==> flow/design.v <==
`timescale 1ns/100ps
module mult(
	input 			clk,				
	input 			rst_n,				
	input 			pipe_flush,				
	input 	[63:0] 	a,				
	input 	[63:0] 	b,				
	output 	[63:0] 	result				
);
	wire [63:0] result_tmp;
	reg [63:0] pipe_reg_0;
	reg [63:0] pipe_reg_1;
	assign result_tmp = a*b;
	assign result = pipe_reg_1;
	always@(posedge clk or negedge rst_n) begin
		if(~rst_n) begin
			pipe_reg_0 <= 0;
			pipe_reg_1 <= 0;
		end
		else if(pipe_flush) begin
			pipe_reg_0 <= 0;
			pipe_reg_1 <= 0;
		end
		else begin
			pipe_reg_0 <= result_tmp;
			pipe_reg_1 <= pipe_reg_0;
		end
	end
endmodule  
`timescale 1ns/100ps
module mult_top(
	input 							clk, 
	input							rst_n,
	input							pipe_flush,
	input 			[32-1:0] 	mcand,
	input 			[32-1:0] 	mplier,
	input 			[4:0]	 		func,
	output logic 	[32-1:0] 	result
);
	localparam [4:0] ALU_ADD    = 5'h00;
	localparam [4:0] ALU_MUL    = 5'h0a;
	localparam [4:0] ALU_MULH   = 5'h0b;
	localparam [4:0] ALU_MULHSU = 5'h0c;
	localparam [4:0] ALU_MULHU  = 5'h0d;
	logic [32-1:0] mcand_in, mplier_in;
    logic signed [32-1:0] signed_mcand_in, signed_mplier_in;
    logic [2*32-1:0] product_out;
	logic signed [2*32-1:0] signed_product_out;
	logic [4:0] func_d0;
	logic [4:0] func_d1;
	assign mcand_in = mcand;
    assign mplier_in = mplier;
    assign signed_mcand_in = mcand;
    assign signed_mplier_in = mplier;
	always@(posedge clk or negedge rst_n) begin 
		if(~rst_n)begin 
			func_d0 <= ALU_ADD;
			func_d1 <= ALU_ADD;
		end
		else if(pipe_flush)begin
			func_d0 <= ALU_ADD;
			func_d1 <= ALU_ADD;
		end
		else begin
			func_d0 <= func;
			func_d1 <= func_d0;
		end
	end
    always_comb begin
        case(func_d1)
            ALU_MUL:	begin
            	result = signed_product_out[32-1:0];
            end    
            ALU_MULH:	begin
            	result = signed_product_out[2*32-1:32];
            end   
            ALU_MULHSU:	begin
            	result = product_out[2*32-1:32];
            end
            ALU_MULHU:	begin
            	result = product_out[2*32-1:32];
            end  
            default:	begin
            	result = 32'hfacebeec;   
            end    
        endcase
    end
	mult u_mult_signed(
		.clk(clk),
		.rst_n(rst_n),
		.pipe_flush(pipe_flush),
		.a({{32{signed_mcand_in[31]}},signed_mcand_in}),
		.b({{32{signed_mplier_in[31]}},signed_mplier_in}),
		.result(signed_product_out)
	);
	mult u_mult_unsigned(
		.clk(clk),
		.rst_n(rst_n),
		.pipe_flush(pipe_flush),
		.a({{32{mcand_in[31] & (func == ALU_MULHSU)}},mcand_in}),
		.b({32'b0,mplier_in}),
		.result(product_out)
	);
endmodule
## Reports on mult_top

The steps from the RTL of mult_top to its reports follow in flow order.
Line numbers count from 1 in the design file above.
Cell names lack the library's common part.
The mark - stands for no value.

- Top module: mult_top
- Clock: clk
- Standard-cell library: sky130hd
- Library corner: tt_025C_1v80

## Elaborated design

Yosys after proc, flatten, opt, wreduce and memory -nomap, before mapping. Enables and synchronous resets that opt folds into registers are not counted as muxes. Memory bits, and registers merged into a memory's read port (data or address), are not among the register bits. Print and check cells are not counted. Equal cells are merged and count once.

- Flip-flop bits (word level): 266
- Input bits: 72
- Output and inout port bits: 32
- Elaborated cells: 22

- Multipliers: 2
- Eq/ne operators: 5
- Multiplexer cells: 7
- Bitwise logic cells: 1
- Reduce/logical cells: 1

Operator list:

| cell | number |
|---|---|
| multiplier 33 x 33 -> 64 bit | 1 |
| multiplier 32 x 32 -> 64 bit | 1 |
| 2-to-1 mux 64 bit | 4 |
| case mux 32 bit (select 3 bit) | 1 |
| == test 5 x 4 -> 1 bit with constant B | 5 |
| 2-to-1 mux 5 bit | 2 |
| OR reduction 2 bit | 1 |
| bitwise AND 1 bit | 1 |

## Longest topological paths

Longest topological path by Yosys (ltp), each cell counted once; first at word level (registers and memories cut), then after technology mapping (sequential cells cut; the memories' decode and read muxes count).

- Word-level depth: 4
- ABC_AREA: 1
- Gate-level depth with buffers: 36
- Gate-level depth less buffers: 35

## Netlist

Source: synth_stat.txt of the flow (Yosys; design flattened, memories mapped). It holds for the ABC_AREA given above (unset counts as 0); a run with the other value may have another netlist.

- Mapped cells: 9151
- Mapped area: 78479.0 µm²
- Sequential area: 5054.8 µm²
- Mapped flip-flops: 202
- Buffer cells: 299

Cell types:

| cell type | number | total area (µm²) |
|---|---|---|
| fa_1 | 2153 | 4.31E+04 |
| inv_1 | 3121 | 1.17E+04 |
| nand2_1 | 1722 | 6.46E+03 |
| dfrtp_1 | 202 | 5.05E+03 |
| ha_1 | 380 | 4754.56 |
| nor2_1 | 532 | 2E+03 |
| clkbuf_1 | 291 | 1.09E+03 |
| a21oi_1 | 216 | 1.08E+03 |
| nand3_1 | 129 | 645.619 |
| o21ai_0 | 111 | 555.533 |
| xnor2_1 | 40 | 350.336 |
| xor2_1 | 26 | 227.718 |
| nand4_1 | 34 | 212.704 |
| o21bai_1 | 25 | 187.68 |
| nor3_1 | 27 | 135.13 |
| a21o_1 | 15 | 112.608 |
| o21a_1 | 11 | 82.579 |
| o21ai_1 | 16 | 80.077 |

Other cell types: 28; their cells: 100.

## Worst setup path after synthesis

Source: OpenSTA report_checks on the synthesized netlist (no wires, ideal clock, input and output delay 20% of the period each), path of least setup slack; recovery checks are left aside. Register names are those of the netlist, which keeps one name where synthesis merged equal registers.

- Path kind: input to register
- Start: input port mcand[31]
- End: register u_mult_unsigned.pipe_reg_0[63]
- Clock period: 13000 ps
- External input delay: 2600 ps
- Library setup time: 119 ps
- Launch time at the first pin: 2600 ps
- Arrival time: 10072 ps
- Data required time: 12881 ps
- Setup slack: 2809 ps
- Path delay: 7591 ps
- Stages on the path: 32
- Path buffers: 3
- Synthesis period reached: 10191 ps

"path delay" is the arrival time less input delay plus setup time.
"stages on the path" counts driving pins, that of a launching flip-flop among them; a cell with two outputs on the path counts twice.
"synthesis period reached" = period - worst setup slack (recovery checks aside). The figure is calculated, with input and output delays left at 20% of the set period.
The rows between start and end are the longest chain of elaborated cells between them; the timing report does not say that the signal goes this way. Where chains are equally long, one stands for them.
A line is the first line of the expression or statement that the cell stems from. Yosys adds cells for indexed reads and writes and turns some case tables into memories.
A register here has more assigning lines than the two given.

- Cells stage by stage: buf_2 -> nand2_1 -> nor2_1 -> nand2_1 -> clkinv_1 -> clkbuf_1 -> nand2_1 -> fa_1 -> inv_1 -> fa_1 -> inv_1 -> fa_1 -> fa_1 -> buf_2 -> clkinv_1 -> fa_1 -> inv_1 -> fa_1 -> fa_1 -> fa_1 -> inv_1 -> ha_1 -> inv_1 -> nor3_1 -> nand2_1 -> nor2_1 -> and3_1 -> nand2_1 -> nand2_1 -> nand3_1 -> nand2_1 -> nor2_1
- Cells in the longest elaborated chain: 3
- Elaborated cells on any way between the ends: 3
- Source lines of those cells: 3
- Classes of those cells: mul: 1; mux: 1; logic: 1

Ends and longest elaborated chain, post-synthesis:

| element | RTL line | RTL |
|---|---|---|
| start, declared | 35 | `input [32-1:0] mcand,` |
| bitwise AND 1 bit | 100 | `.a({{32{mcand_in[31] & (func == ALU_MULHSU)}},mcand_in}),` |
| multiplier 33 x 33 -> 64 bit | 13 | `assign result_tmp = a*b;` |
| 2-to-1 mux 64 bit | 20 | `else if(pipe_flush) begin` |
| end, assigned | 21 | `pipe_reg_0 <= 0;` |
| end, assigned | 25 | `pipe_reg_0 <= result_tmp;` |
| end, declared | 11 | `reg [63:0] pipe_reg_0;` |

## Worst path after layout

From the final timing report of entry A: the path of least setup slack in the routed layout; clock arrival at registers is part of the times.
The report prints the path's times to 10 ps; the period is as set.

- Path kind: input to register
- Start: input port func[4]
- End: register u_mult_unsigned.pipe_reg_0[62]
- Clock period: 10000 ps
- External input delay: 2000 ps
- Library setup time: 110 ps
- Launch time at the first pin: 2000 ps
- Arrival time: 9400 ps
- Data required time: 10350 ps
- Setup slack: 950 ps
- Stages on the path: 34
- Path buffers: 5

The rows between start and end are the longest chain of elaborated cells between them; the timing report does not say that the signal goes this way. Where chains are equally long, one stands for them.
A register here has more assigning lines than the two given.

- Cells stage by stage: buf_6 -> inv_4 -> nand2_4 -> nor2_4 -> nand2_8 -> clkinv_8 -> clkbuf_16 -> nand2_8 -> fa_2 -> inv_4 -> fa_1 -> inv_2 -> fa_2 -> buf_12 -> fa_2 -> buf_4 -> buf_6 -> inv_4 -> ha_4 -> xnor2_2 -> fa_1 -> fa_2 -> fa_2 -> ha_4 -> a21oi_4 -> nor2_1 -> nor2_2 -> inv_1 -> a21oi_1 -> nand2_1 -> nor2_2 -> nand3_2 -> nand2_2 -> nor2_4
- Cells in the longest elaborated chain: 4
- Elaborated cells on any way between the ends: 4
- Source lines of those cells: 3
- Classes of those cells: mul: 1; eq/ne: 1; mux: 1; logic: 1

Ends and longest elaborated chain, post-layout:

| element | RTL line | RTL |
|---|---|---|
| start, declared | 37 | `input [4:0] func,` |
| == test 5 x 4 -> 1 bit | 100 | `.a({{32{mcand_in[31] & (func == ALU_MULHSU)}},mcand_in}),` |
| bitwise AND 1 bit | 100 |  |
| multiplier 33 x 33 -> 64 bit | 13 | `assign result_tmp = a*b;` |
| 2-to-1 mux 64 bit | 20 | `else if(pipe_flush) begin` |
| end, assigned | 21 | `pipe_reg_0 <= 0;` |
| end, assigned | 25 | `pipe_reg_0 <= result_tmp;` |
| end, declared | 11 | `reg [63:0] pipe_reg_0;` |

Module mult_top, platform sky130hd: 5 stored runs of the flow (Yosys, OpenROAD) with differing settings, in no particular order. Input and output delays are each 20% of the period that was set; the output load is 0.01 pF.
"time used up by the worst setup path" means the part of the period allowed to the worst setup path (the constraints hold back 20% at inputs and 20% at outputs) less its slack; where the path has registers, the arrival times of their clocks count too.
"time used up by the worst setup path" is given in steps of 10 ps.
Settings: - = not set for that run.
A result given as - is not shown for that run.

| item | entry A | entry B | entry C | entry D | entry E |
|---|---|---|---|---|---|
| ABC_AREA | 1 | 0 | 1 | - | - |
| CELL_PAD_IN_SITES_GLOBAL_PLACEMENT | 0 | 0 | - | - | - |
| CORE_ASPECT_RATIO | 0.89 | 0.89 | - | - | - |
| CORE_UTILIZATION | 58 | 58 | 62 | 40 | 40 |
| CTS_CLUSTER_SIZE | 55 | 55 | - | - | 57 |
| GPL_ROUTABILITY_DRIVEN | 0 | 0 | 1 | - | 0 |
| GPL_TIMING_DRIVEN | 0 | 1 | 0 | - | - |
| MAX_ROUTING_LAYER | met5 | met5 | - | - | met4 |
| MIN_ROUTING_LAYER | met1 | met1 | - | - | met2 |
| PLACE_DENSITY_LB_ADDON | 0.21 | 0.21 | 0.05 | - | - |
| SETUP_SLACK_MARGIN | 2.2 | 2.2 | - | - | - |
| SLEW_MARGIN | 10 | 10 | 20 | 20 | 15 |
| period_ns | 10.0 | 10.0 | 16.7 | 12.2 | 13.0 |
| CAP_MARGIN | 20 | 20 | 20 | 20 | 20 |
| CORE_MARGIN | 2 | 2 | 8 | 2 | 10 |
| CELL_PAD_IN_SITES_DETAIL_PLACEMENT | - | 1 | 0 | - | 2 |
| TNS_END_PERCENT | - | - | 100 | - | 10 |
| CTS_CLUSTER_DIAMETER | - | - | - | - | 125 |
| chip area in the Yosys report (µm²) | 78479.0 | - | 78479.0 | 75218.4 | - |
| die footprint (µm²) | 138274.0 | - | 138220.0 | 191529.0 | - |
| post-route utilization (%) | 70.6 | - | 65.3 | 42.8 | - |
| worst setup slack after layout (ps) | 950 | - | 2853 | 527 | - |
| final setup TNS (ps) | 0 | - | 0 | 0 | - |
| time used up by the worst setup path (ps) | 7050 | - | 10510 | 9230 | - |
| worst path kind | input to register | - | input to register | input to register | - |

Entry B: no results, routing failed with GRT-0116
Entry E: no results, routing failed with GRT-0116
